==> flow/design.v <==
`timescale 1ns/1ns
module alu(
    input [3:0] op,
    input [WIDTH-1:0] a,
    input [WIDTH-1:0] b,
    output reg [WIDTH-1:0] result,
    input [3:0] cc_in,
    output logic [3:0] cc_out
);
parameter WIDTH = 16;
wire a_neg = a[WIDTH-1];
wire b_neg = b[WIDTH-1];
wire result_neg = result[WIDTH-1];
wire [WIDTH-1:0] carry_in = { 15'b0, cc_in[1] };
typedef enum logic [1:0] {
    CC_WB_NONE,
    CC_WB_NZCV,
    CC_WB_NZ
} cc_wb_type;
cc_wb_type cc_wb;
always_comb begin
    cc_out = cc_in;
    cc_wb = CC_WB_NONE;
    case (op)
          4'b0000: begin
            result = a + b;
        end
          4'b0001: begin
            cc_wb = CC_WB_NZCV;
            result = a + b + carry_in;
        end
          4'b0010: begin
            cc_wb = CC_WB_NZCV;
            result = a + b + carry_in;
        end
          4'b0011: begin
            cc_wb = CC_WB_NZCV;
            result = a - b;
        end
          4'b0100: begin
            cc_wb = CC_WB_NZCV;
            result = a - b - carry_in;
        end
          4'b0101: begin
            cc_wb = CC_WB_NZ;
            result = a & b;
        end
          4'b0110: begin
            cc_wb = CC_WB_NZ;
            result = a | b;
        end
          4'b0111: begin
            cc_wb = CC_WB_NZ;
            result = a ^ b;
        end
          4'b1000: begin
            cc_wb = CC_WB_NZ;
            result = a << b;
        end
          4'b1001: begin
            cc_wb = CC_WB_NZ;
            result = a >> b;
        end
          4'b1010: begin
            cc_wb = CC_WB_NZ;
            result = $signed(a) >>> b;  
        end
          4'b1011: begin
            cc_wb = CC_WB_NZ;
            result = ($signed(a) >>> b) | (a << (WIDTH-b));  
        end
          4'b1100: result = a + b;
          4'b1101: result = a + b;
                  default: result = 16'bX;
    endcase
    if (cc_wb == CC_WB_NZ || cc_wb == CC_WB_NZCV) begin
        cc_out[3] = result_neg;
        cc_out[2] = result == 16'b0;
    end
    if (cc_wb == CC_WB_NZCV) begin
        cc_out[1] = (a_neg & b_neg) ||  
            ((a_neg ^ b_neg) && !result_neg);  
        cc_out[0] = !(a_neg ^ b_neg) && (a_neg ^ result_neg);
    end
end
endmodule
`timescale 1ns/1ns
module regfile(
    input clk,
    input rst,
    input [RADDRWIDTH-1:0] raddr_a,
    output logic [REGWIDTH-1:0] rdata_a,
    input [RADDRWIDTH-1:0] raddr_b,
    output logic [REGWIDTH-1:0] rdata_b,
    input [RADDRWIDTH-1:0] raddr_c,
    output logic [REGWIDTH-1:0] rdata_c,
    input we,
    input [RADDRWIDTH-1:0] waddr,
    input [REGWIDTH-1:0] wdata
);
parameter RADDRWIDTH = 3;
parameter REGWIDTH = 16;
reg [REGWIDTH-1:0] r[2**RADDRWIDTH-1:1];
always_comb begin
    if (raddr_a != 0)
        rdata_a = r[raddr_a];
    else
        rdata_a = 0;
    if (raddr_b != 0)
        rdata_b = r[raddr_b];
    else
        rdata_b = 0;
    if (raddr_c != 0)
        rdata_c = r[raddr_c];
    else
        rdata_c = 0;
end
always_ff @(posedge clk) begin
    if (rst) begin
        for (int i = 1; i < 2**RADDRWIDTH; i++)
            r[i] <= 0;
    end else begin
        if (we && waddr != 0) begin
            r[waddr] <= wdata;
        end
    end
end
endmodule
`timescale 1ns/1ns
module cpu(
    input clk,
    input rst,
    output [IADDRWIDTH-1:0] addr,
    input  [DWIDTH-1:0] rdata,
    output logic [DWIDTH-1:0] wdata,
    output re,
    output we
);
localparam IADDRWIDTH = 16;
localparam IWIDTH = 16;
localparam DADDRWIDTH = 16;
localparam DWIDTH = 16;
logic ifetch_active;
logic load_active;
logic store_active;
logic [IADDRWIDTH-1:0] ifetch_address;
logic [IADDRWIDTH-1:0] load_store_address;
assign addr = (load_active || store_active) ? load_store_address :
                ifetch_active ? ifetch_address : 16'dX;
wire ifetch_bus_cycle = ifetch_active && !(load_active || store_active);
assign re = ifetch_active || load_active;
assign we = store_active;
reg [IADDRWIDTH-1:0] pc;
logic [IADDRWIDTH-1:0] s1_ifetch;
logic [IADDRWIDTH-1:0] pc_next;
logic s1_ifetch_valid;
logic s2_to_s1_take_branch;
logic s2_to_s1_stall;
logic [IADDRWIDTH-1:0] s2_pc_next;
assign ifetch_address = pc_next;
always_comb begin
    if (rst) begin
        pc_next = 16'hffff;
        ifetch_active = 0;
    end else if (s2_to_s1_stall) begin
        pc_next = pc;
        ifetch_active = 1;
    end else begin
        pc_next = s2_to_s1_take_branch ? s2_pc_next : pc + 16'd1;  
        ifetch_active = 1;
    end
    s1_ifetch = rdata;  
end
always_ff @(posedge clk) begin
    pc <= pc_next;
    s1_ifetch_valid <= ifetch_bus_cycle;
end
reg [IADDRWIDTH-1:0] ir;
reg [15:0] mem_immediate;
logic [15:0] mem_immediate_next;
reg [15:0] reg_lr;
reg [15:0] reg_sp;
reg [3:0]  reg_cc;
logic [15:0] reg_lr_next;
logic [15:0] reg_sp_next;
logic [3:0]  reg_cc_next;
wire reg_cc_n = reg_cc[3];
wire reg_cc_z = reg_cc[2];
wire reg_cc_c = reg_cc[1];
wire reg_cc_v = reg_cc[0];
wire [4:0] op = ir[15:11];
wire [3:0] alu_op = ir[14:11];
wire [2:0] reg_d = ir[10:8];
wire [2:0] reg_a = ir[7:5];
wire [1:0] reg_b_addr_mode = ir[4:3];
wire [2:0] reg_b = ir[2:0];
wire [15:0] reg_b_imm = ir[3] ? { 12'b111111111111, ir[3:0] } : { 12'b0, ir[3:0] };
wire is_load = (op == 5'b01100);
wire is_store = (op == 5'b01101);
wire [3:0] branch_cc = ir[13:10];
wire [15:0] branch_short_offset = ir[9] ? { 6'b111111, ir[9:0] } : { 6'b0, ir[9:0] };
wire branch_link = ir[9];
wire branch_reg_special = ir[3];
wire [2:0] branch_reg = reg_b;
logic [15:0] reg_a_out;
logic [15:0] reg_b_out;
logic [15:0] reg_d_out;
logic [15:0] alu_a_in;
logic [15:0] alu_b_in;
logic [15:0] alu_result;
logic [3:0] alu_cc;
logic do_reg_writeback;
logic [15:0] writeback_result;
logic reg_d_special;
typedef enum logic [2:0] {
    DECODE,
    IR_IMMEDIATE,
    LS1,
    LS2,
    BRANCH_DELAY
} state_t;
state_t state;
state_t state_next;
always_comb begin
    state_next = state;
    mem_immediate_next = mem_immediate;
    reg_cc_next = reg_cc;
    reg_lr_next = reg_lr;
    reg_sp_next = reg_sp;
    reg_d_special = 1'bX;
    s2_pc_next = 16'bX;
    alu_a_in = 16'bX;
    alu_b_in = 16'bX;
    s2_to_s1_take_branch = 0;
    s2_to_s1_stall = 0;
    do_reg_writeback = 0;
    writeback_result = 16'bX;
    load_active = 0;
    store_active = 0;
    wdata = 16'bX;
    load_store_address = 16'bX;
    casez (op)
    5'b10???: begin  
        if (branch_cc != 4'b1111) begin
            case (state)
                DECODE: begin
                    s2_pc_next = pc + branch_short_offset;
                    case (branch_cc)
                          4'b0000: s2_to_s1_take_branch = reg_cc_z;
                          4'b0001: s2_to_s1_take_branch = !reg_cc_z;
                       4'b0010: s2_to_s1_take_branch = reg_cc_c;
                       4'b0011: s2_to_s1_take_branch = !reg_cc_c;
                          4'b0100: s2_to_s1_take_branch = reg_cc_n;
                          4'b0101: s2_to_s1_take_branch = !reg_cc_n;
                          4'b0110: s2_to_s1_take_branch = reg_cc_v;
                          4'b0111: s2_to_s1_take_branch = !reg_cc_v;
                          4'b1000: s2_to_s1_take_branch = reg_cc_v && !reg_cc_z;
                          4'b1001: s2_to_s1_take_branch = !reg_cc_v || reg_cc_z;
                          4'b1010: s2_to_s1_take_branch = reg_cc_n == reg_cc_v;
                          4'b1011: s2_to_s1_take_branch = reg_cc_n != reg_cc_v;
                          4'b1100: s2_to_s1_take_branch = !reg_cc_z && (reg_cc_n == reg_cc_v);
                          4'b1101: s2_to_s1_take_branch = reg_cc_z || (reg_cc_n != reg_cc_v);
                          4'b1110: s2_to_s1_take_branch = 1;
                          4'b1111: s2_to_s1_take_branch = 0;
                    endcase
                    if (s2_to_s1_take_branch) begin
                        state_next = BRANCH_DELAY;
                    end
                end
                BRANCH_DELAY: begin
                    state_next = DECODE;
                end
                default: ;
            endcase
        end else if (branch_reg_special | branch_reg != 0) begin
            case (state)
                DECODE: begin
                    if (branch_reg_special) begin
                        case (branch_reg)
                            3'd0: s2_pc_next = reg_lr;
                            3'd1: s2_pc_next = reg_sp;
                            default: s2_pc_next = pc;  
                        endcase
                    end else begin
                        s2_pc_next = reg_b_out;
                    end
                    s2_to_s1_take_branch = 1;
                    state_next = BRANCH_DELAY;
                    if (branch_link) begin
                       reg_lr_next = pc;
                    end
                end
                BRANCH_DELAY: begin
                    state_next = DECODE;
                end
                default: ;
            endcase
        end else begin
            case (state)
                DECODE: begin
                    state_next = IR_IMMEDIATE;
                    mem_immediate_next = s1_ifetch;
                end
                IR_IMMEDIATE: begin
                    s2_pc_next = pc + mem_immediate;
                    s2_to_s1_take_branch = 1;
                    state_next = BRANCH_DELAY;
                    if (branch_link) begin
                       reg_lr_next = pc;
                    end
                end
                BRANCH_DELAY: begin
                    state_next = DECODE;
                end
                default: ;
            endcase
        end
    end  
    5'b00???,
    5'b010??: begin  
        alu_a_in = reg_a_out;
        writeback_result = alu_result;
        casez (reg_b_addr_mode)
            2'b0?: begin  
                alu_b_in = reg_b_imm;
                do_reg_writeback = 1;
                reg_cc_next = alu_cc;
            end
            2'b10: begin  
                alu_b_in = reg_b_out;
                do_reg_writeback = 1;
                reg_cc_next = alu_cc;
            end
            2'b11: begin  
                if (ir[2]) begin
                    case (state)
                        DECODE: begin
                            state_next = IR_IMMEDIATE;
                            mem_immediate_next = s1_ifetch;
                        end
                        IR_IMMEDIATE: begin
                            state_next = DECODE;
                            alu_b_in = mem_immediate;
                        end
                        default: ;
                    endcase
                end else begin
                    alu_b_in = 16'd0;
                end
                if (state_next == DECODE) begin
                    do_reg_writeback = 1;
                    reg_cc_next = alu_cc;
                    if (ir[1]) begin
                        do_reg_writeback = 0;
                        case (reg_d)
                            3'd0: reg_lr_next = alu_result;
                            3'd1: reg_sp_next = alu_result;
                            default: ;  
                        endcase
                    end
                    if (ir[0]) begin
                        case (reg_a)
                            3'd0: alu_a_in = reg_lr;
                            3'd1: alu_a_in = reg_sp;
                            default: alu_a_in = 16'd0;  
                        endcase
                    end
                end
            end
        endcase
    end  
    5'b0110?: begin  
        alu_a_in = reg_a_out;
        reg_d_special = 0;
        casez (reg_b_addr_mode)
            2'b0?: begin  
                alu_b_in = reg_b_imm;
            end
            2'b10: begin  
                alu_b_in = reg_b_out;
            end
            2'b11: begin  
                if (ir[2]) begin
                    case (state)
                        DECODE: begin
                            state_next = IR_IMMEDIATE;
                            mem_immediate_next = s1_ifetch;
                        end
                        IR_IMMEDIATE: begin
                            state_next = DECODE;
                            alu_b_in = mem_immediate;
                        end
                        default: ;
                    endcase
                end else begin
                    alu_b_in = 16'd0;
                end
                if (ir[1]) begin
                    reg_d_special = 1;
                end
                if (ir[0]) begin
                    case (reg_a)
                        3'd0: alu_a_in = reg_lr;
                        3'd1: alu_a_in = reg_sp;
                        default: alu_a_in = 16'd0;  
                    endcase
                end
            end
        endcase
        if (is_load) begin
            if (state_next != IR_IMMEDIATE) begin
                case (state)
                    IR_IMMEDIATE, DECODE: begin
                        state_next = LS1;
                        load_store_address = alu_result;
                        load_active = 1;
                        s2_to_s1_stall = 1;
                    end
                    LS1: begin
                        state_next = LS2;
                        s2_to_s1_stall = 1;
                        if (reg_d_special) begin
                            case (reg_d)
                                3'd0: reg_lr_next = rdata;
                                3'd1: reg_sp_next = rdata;
                                3'd2: ;  
                                3'd3: reg_cc_next = rdata[3:0];
                                default: ;  
                            endcase
                        end else begin
                            writeback_result = rdata;
                            do_reg_writeback = 1;
                        end
                    end
                    LS2: begin
                        state_next = DECODE;
                    end
                    default: ;
                endcase
            end
        end else begin
            if (state_next != IR_IMMEDIATE) begin
                case (state)
                    IR_IMMEDIATE, DECODE: begin
                        state_next = LS1;
                        load_store_address = alu_result;
                        store_active = 1;
                        s2_to_s1_stall = 1;
                        if (reg_d_special) begin
                            case (reg_d)
                                3'd0: wdata = reg_lr;
                                3'd1: wdata = reg_sp;
                                3'd2: wdata = pc;
                                3'd3: wdata = { 12'd0, reg_cc };
                                default: wdata = 16'd0;  
                            endcase
                        end else begin
                            wdata = reg_d_out;
                        end
                    end
                    LS1: begin
                        state_next = LS2;
                        s2_to_s1_stall = 1;
                    end
                    LS2: begin
                        state_next = DECODE;
                    end
                    default: ;
                endcase
            end
            if (state_next == LS1) begin
            end
        end
    end
    5'b0111?: begin  
    end
    5'b11???: begin  
    end
    endcase
end
always_ff @(posedge clk) begin
    if (rst) begin
        ir <= 0;
        state <= DECODE;
        mem_immediate <= 0;
        reg_cc <= 0;
        reg_lr <= 0;
        reg_sp <= 0;
    end else begin
        if (state_next == DECODE) begin
            if (s1_ifetch_valid) begin
                ir <= s1_ifetch;
            end else begin
                ir <= 0;  
            end
        end
        state <= state_next;
        mem_immediate <= mem_immediate_next;
        reg_cc <= reg_cc_next;
        reg_lr <= reg_lr_next;
        reg_sp <= reg_sp_next;
    end
end
regfile regs(
    .clk(clk),
    .rst(rst),
    .raddr_a(reg_a),
    .rdata_a(reg_a_out),
    .raddr_b(reg_b),
    .rdata_b(reg_b_out),
    .raddr_c(reg_d),
    .rdata_c(reg_d_out),
    .we(do_reg_writeback),
    .waddr(reg_d),
    .wdata(writeback_result)
);
alu alu(
    .op(alu_op),
    .a(alu_a_in),
    .b(alu_b_in),
    .result(alu_result),
    .cc_in(reg_cc),
    .cc_out(alu_cc)
);
endmodule
=== From RTL to reports: cpu ===
The steps from the RTL of cpu to its reports follow in flow order.
Line numbers count from 1 in the design file above.
Operators: Yosys type, input widths -> output width; for muxes data width and select width s.
Library cell names are shortened.
The mark - stands for no value.

* Top module: cpu
* Clock port: clk
* Library: sky130hd
* Library corner: tt_025C_1v80

=== Word level ===
Source: Yosys, flattened and elaborated, memories not mapped. Widths are those after wreduce. Print and check cells do not count.
Yosys's memory passes give these memory sizes; they may raise the number of words (mostly to a power of two), join words into wider ones and drop unused or constant bits.

* Memories: 1
* Bits of input ports: 18
* Output and inout bits: 34
* RAM bits: 128
* Register bits: 88

{| class="wikitable"
|+ Memories
! name !! depth !! bits a word !! line !! text
|-
| regs.r || 8 || 16 || 103 || <nowiki>reg [REGWIDTH-1:0] r[2**RADDRWIDTH-1:1];</nowiki>
|}

* Eq/ne operators: 69
* Reductions and logical operators: 49
* Mux-type cells: 148
* Shifts and indexed selects: 5
* $add $sub $neg: 8
* Bitwise logic cells: 11

{| class="wikitable"
|+ Operators by type and width
! cell !! number
|-
| $mux 16 || 65
|-
| $pmux 16 s2 || 8
|-
| $pmux 16 s11 || 1
|-
| $pmux 16 s3 || 2
|-
| $pmux 16 s4 || 1
|-
| $eq 4x4->1 const B || 14
|-
| $add 16x16->16 || 3
|-
| $mux 3 || 16
|-
| $eq 4x3->1 const B || 10
|-
| $or 16x16->16 || 2
|-
| $sshr 16x16->16 || 2
|-
| $shl 16x32->16 || 1
|-
| $mux 1 || 30
|-
| $pmux 3 s2 || 5
|-
| $mux 4 || 6
|-
| $ne 3x3->1 const B || 7
|-
| $ne 2x2->1 const B || 10
|-
| $logic_not 3->1 || 6
|-
| $pmux 3 s3 || 2
|-
| $sub 5x16->17 const A || 1
|-
| $add 16x1->16 || 1
|-
| $sub 16x1->16 || 1
|-
| $add 16x1->16 const B || 1
|-
| $sub 16x16->16 || 1
|-
| $and 16x16->16 || 1
|-
| $xor 16x16->16 || 1
|-
| $shl 16x16->16 || 1
|-
| $shr 16x16->16 || 1
|}

Other operator kinds: 39; their cells: 90.

=== Logic depth ===
Depth = most cells in a row (Yosys ltp): at word level without a register or memory, in the mapped netlist without a sequential cell, where the memories' decode and read muxes count.

* Depth in word-level cells: 19
* ABC_AREA: 0
* Depth in mapped cells: 25

=== Synthesis result ===
Source: synth_stat.txt of the flow (Yosys; design flattened, memories mapped). It holds for the ABC_AREA given above (unset counts as 0); a run with the other value may have another netlist.
The area totals of this step are shown rounded.

* Sequential part of the area: 0.0059 mm^2
* Mapped cells: 2534
* Synthesis area: 0.022 mm^2
* Flip-flops: 229
* Buffer cells: 180

{| class="wikitable"
|+ Cells by type
! cell !! number !! total area (um^2)
|-
| edfxtp_1 || 128 || 3.84E+03
|-
| dfxtp_1 || 101 || 2.02E+03
|-
| mux2i_1 || 190 || 1.9E+03
|-
| mux4_2 || 77 || 1.73E+03
|-
| nor2_1 || 350 || 1313.76
|-
| ha_1 || 84 || 1.05E+03
|-
| nand2_1 || 211 || 792.01
|-
| a21oi_1 || 151 || 755.725
|-
| o21ai_0 || 107 || 535.514
|-
| clkbuf_1 || 127 || 476.707
|-
| nor3_1 || 80 || 400.384
|-
| a211oi_1 || 50 || 375.36
|-
| xnor2_1 || 42 || 367.853
|-
| inv_1 || 88 || 330.317
|-
| xor2_1 || 29 || 253.994
|-
| nand3_1 || 50 || 250.24
|-
| o22ai_1 || 40 || 250.24
|-
| o211ai_1 || 33 || 247.738
|}

Other cell types: 93; their cells: 596.
By module: a second synthesis without flattening, with its own total; a netlist apart from the flattened one above.

* Cell total of the unflattened synthesis: 2582
* Area total of the unflattened synthesis: 0.022 mm^2

Each row is one instance without its submodules.

{| class="wikitable"
|+ Modules
! module !! cells !! sequential area (mm^2) !! instances !! area (mm^2)
|-
| cpu || 1144 || 0.0018 || 1 || 0.0083
|-
| regfile || 569 || 0.0034 || 1 || 0.0073
|-
| alu || 869 || 0 || 1 || 0.006
|}

=== Worst setup path after synthesis ===
OpenSTA on the mapped netlist: ideal clock, no wires. The path of least setup slack (recovery checks aside). Input and output delay are each 20% of the period. Register names are those of the netlist, which keeps one name where synthesis merged equal registers.

* Kind: register -> output
* Start point: register (name not given)
* End point: output port addr[15]
* Period: 10.0 ns
* Path buffers: 4
* Time at the first pin: 0.000 ns
* Slack: 2.492 ns
* Delay of the path: 5.508 ns
* Driving pins on the path: 25
* Data arrival time: 5.508 ns
* Output delay: 2.000 ns
* Period reached after synthesis: 7.508 ns

"delay of the path" = arrival - input delay + setup time.
At an output port there is no setup time.
"driving pins on the path" counts driving pins, that of a launching flip-flop among them; a cell with two outputs on the path counts twice.
"period reached after synthesis" is the clock period less the worst setup slack; recovery checks do not enter. This is arithmetic on one report: input and output delays are still those of the set period (20% each).

* Cell sequence: dfxtp_1 -> buf_6 -> and2_1 -> buf_6 -> a22o_1 -> nor3_2 -> nor2_2 -> inv_2 -> buf_2 -> clkbuf_1 -> ha_1 -> inv_1 -> fa_1 -> a21o_1 -> a211o_1 -> a211o_1 -> a41oi_1 -> xnor2_1 -> a2111oi_0 -> and4b_1 -> xnor3_1 -> nor2_1 -> nor4_2 -> nor2_1 -> a21o_1

{| class="wikitable"
|+ Ends and longest elaborated chain, after synthesis
! item !! line !! text
|-
| to (decl) || 133 || <nowiki>output [IADDRWIDTH-1:0] addr,</nowiki>
|}

No chain of elaborated cells between the ends is given.

=== Path in the finished layout ===
Path of least setup slack in the final report of run 3 (OpenROAD, finished layout, wires in). Where an end is a register, its clock arrival counts in the times.

* Kind: register -> output
* Start point: register ir[2]
* End point: output port addr[9]
* Path buffers: 2
* Time at the first pin: 0.61 ns
* Period: 10.0 ns
* Data arrival time: 7.80 ns
* Output delay: 2.00 ns
* Slack: 0.20 ns
* Driving pins on the path: 21

The rows between start and end are the longest chain of elaborated cells between them; the timing report does not say that the signal goes this way. Where chains are equally long, one stands for them.
Each line given opens the expression or statement behind the cell; cells for indexed reads and writes are added by Yosys, which also makes memories of some case tables.
At most two assigning lines are given for a register; there are more.

* Cell sequence: dfxtp_1 -> buf_2 -> and3b_1 -> o31ai_2 -> o21ai_2 -> o22a_1 -> inv_1 -> ha_1 -> inv_1 -> a221oi_1 -> o311ai_1 -> nor3_1 -> o211ai_1 -> nor3_2 -> xor2_1 -> a221oi_2 -> o2111ai_1 -> o22ai_4 -> nor2_1 -> a21o_1 -> clkdlybuf4s50_1
* Length of the longest elaborated chain: 14
* Elaborated cells on any way between the ends: 62
* Classes of those cells: 6 x add/sub; 2 x eq/ne; 5 x shift; 40 x mux; 5 x logic; 4 x reduce/logical

{| class="wikitable"
|+ Ends and longest elaborated chain, post-layout
! item !! line !! text
|-
| from (decl) || 178 || <nowiki>reg [IADDRWIDTH-1:0] ir;</nowiki>
|-
| from (assign) || 483 || <nowiki>ir <= 0;</nowiki>
|-
| from (assign) || 492 || <nowiki>ir <= s1_ifetch;</nowiki>
|-
| $mux 3 || 335 || <nowiki>if (ir[2]) begin</nowiki>
|-
| $mux 3 || 323 || <nowiki>casez (reg_b_addr_mode)</nowiki>
|-
| $mux 3 || 242 || <nowiki>casez (op)</nowiki>
|-
| $logic_not 3->1 || 350 || <nowiki>if (state_next == DECODE) begin</nowiki>
|-
| $mux 16 || 350 ||
|-
| $pmux 16 s2 || 323 ||
|-
| $pmux 16 s2 || 242 ||
|-
| $sub 16x16->16 || 42 || <nowiki>result = a - b - carry_in;</nowiki>
|-
| $sub 16x1->16 || 42 ||
|-
| $pmux 16 s11 || 24 || <nowiki>case (op)</nowiki>
|-
| $mux 16 || 412 || <nowiki>case (state)</nowiki>
|-
| $mux 16 || 411 || <nowiki>if (state_next != IR_IMMEDIATE) begin</nowiki>
|-
| $mux 16 || 242 ||
|-
| $mux 16 || 148 || <nowiki>assign addr = (load_active || store_active) ? load_store_address :</nowiki>
|-
| to (decl) || 133 || <nowiki>output [IADDRWIDTH-1:0] addr,</nowiki>
|}

Add stored flow runs of cpu

Record of 3 stored runs of the RTL-to-layout flow on cpu, platform sky130hd. The runs are unordered. Constraints: input delay and output delay 20% of the set period each, output load 0.01 pF.
"achieved clock period" = clock period - worst setup slack. The figure is calculated, with input and output delays left at 20% of the set period.
"worst setup path time" = time allowed to the worst setup path (clock period - input delay - output delay, where it has them) - its slack; a late launch clock adds to it, a late capture clock takes from it.
"power": no workload was simulated; the value follows from the tool's default switching activity.
The measured numbers are rounded.

Run 1
==> flow/run.sh <==
#!/bin/bash
# the make line also repeats the synthesis and layout settings of config.mk as NAME=value (left out here)
make -C /OpenROAD-flow-scripts/flow DESIGN_CONFIG=/design/flow/config.mk WORK_HOME=/design/flow/orfs CLKGATE_MAP_FILE= finish
==> flow/config.mk <==
export PLATFORM = sky130hd
export DESIGN_NAME = cpu
export DESIGN_NICKNAME = cpu
export VERILOG_FILES = /design/flow/design.v
export SDC_FILE = /design/flow/constraint.sdc
export NUM_CORES = 4
export LEC_CHECK = 0
export CAP_MARGIN = 20
export CORE_ASPECT_RATIO = 1.76
export CORE_MARGIN = 4
export CORE_UTILIZATION = 59
export CTS_CLUSTER_DIAMETER = 196
export GPL_TIMING_DRIVEN = 0
export PLACE_DENSITY_LB_ADDON = 0.16
export SLEW_MARGIN = 20
export TNS_END_PERCENT = 65
==> flow/constraint.sdc <==
create_clock -name core_clock -period 6.53 [get_ports {clk}]
set_input_delay 1.3060 -clock core_clock [delete_from_list [all_inputs] [get_ports {clk}]]
set_output_delay 1.3060 -clock core_clock [all_outputs]
set_load 0.01 [all_outputs]

==> results of run 1 <==
did not finish, routing stopped with GRT-0116

Run 2
==> flow/run.sh <==
#!/bin/bash
# the make line also repeats the synthesis and layout settings of config.mk as NAME=value (left out here)
make -C /OpenROAD-flow-scripts/flow DESIGN_CONFIG=/design/flow/config.mk WORK_HOME=/design/flow/orfs CLKGATE_MAP_FILE= finish
==> flow/config.mk <==
export PLATFORM = sky130hd
export DESIGN_NAME = cpu
export DESIGN_NICKNAME = cpu
export VERILOG_FILES = /design/flow/design.v
export SDC_FILE = /design/flow/constraint.sdc
export NUM_CORES = 4
export LEC_CHECK = 0
export CAP_MARGIN = 30
export CELL_PAD_IN_SITES_DETAIL_PLACEMENT = 2
export CELL_PAD_IN_SITES_GLOBAL_PLACEMENT = 0
export CORE_ASPECT_RATIO = 1.06
export CORE_MARGIN = 10
export CORE_UTILIZATION = 59
export CTS_CLUSTER_DIAMETER = 196
export CTS_CLUSTER_SIZE = 97
export GPL_TIMING_DRIVEN = 1
export MIN_ROUTING_LAYER = met2
export PLACE_DENSITY_LB_ADDON = 0.16
export SLEW_MARGIN = 20
export TNS_END_PERCENT = 15
==> flow/constraint.sdc <==
create_clock -name core_clock -period 6.53 [get_ports {clk}]
set_input_delay 1.3060 -clock core_clock [delete_from_list [all_inputs] [get_ports {clk}]]
set_output_delay 1.3060 -clock core_clock [all_outputs]
set_load 0.01 [all_outputs]

==> results of run 2 <==
did not finish, placement stopped with DPL-0033

Run 3
==> flow/run.sh <==
#!/bin/bash
# the make line also repeats the synthesis and layout settings of config.mk as NAME=value (left out here)
make -C /OpenROAD-flow-scripts/flow DESIGN_CONFIG=/design/flow/config.mk WORK_HOME=/design/flow/orfs CLKGATE_MAP_FILE= finish
==> flow/config.mk <==
export PLATFORM = sky130hd
export DESIGN_NAME = cpu
export DESIGN_NICKNAME = cpu
export VERILOG_FILES = /design/flow/design.v
export SDC_FILE = /design/flow/constraint.sdc
export NUM_CORES = 4
export LEC_CHECK = 0
export CAP_MARGIN = 20
export CELL_PAD_IN_SITES_DETAIL_PLACEMENT = 0
export CELL_PAD_IN_SITES_GLOBAL_PLACEMENT = 3
export CORE_MARGIN = 2
export CORE_UTILIZATION = 40
export CTS_CLUSTER_DIAMETER = 283
export CTS_CLUSTER_SIZE = 78
export GPL_ROUTABILITY_DRIVEN = 0
export GPL_TIMING_DRIVEN = 0
export HOLD_SLACK_MARGIN = 0.07
export MAX_ROUTING_LAYER = met5
export MIN_ROUTING_LAYER = met1
export PLACE_DENSITY_LB_ADDON = 0.11
export SLEW_MARGIN = 35
export TNS_END_PERCENT = 85
==> flow/constraint.sdc <==
create_clock -name core_clock -period 10.0 [get_ports {clk}]
set_input_delay 2.0000 -clock core_clock [delete_from_list [all_inputs] [get_ports {clk}]]
set_output_delay 2.0000 -clock core_clock [all_outputs]
set_load 0.01 [all_outputs]

==> results of run 3 <==
chip area after synthesis (Yosys): 0.022 mm^2
die area: 0.056 mm^2
standard-cell area of the final layout: 0.024 mm^2
utilization: 0.44
worst setup slack after layout: 0.20 ns
total negative slack: 0.000 ns
worst hold slack: 0.54 ns
power: 4200 µW
achieved clock period: 9.800 ns
worst setup path time: 7.80 ns
worst setup path kind: register -> output
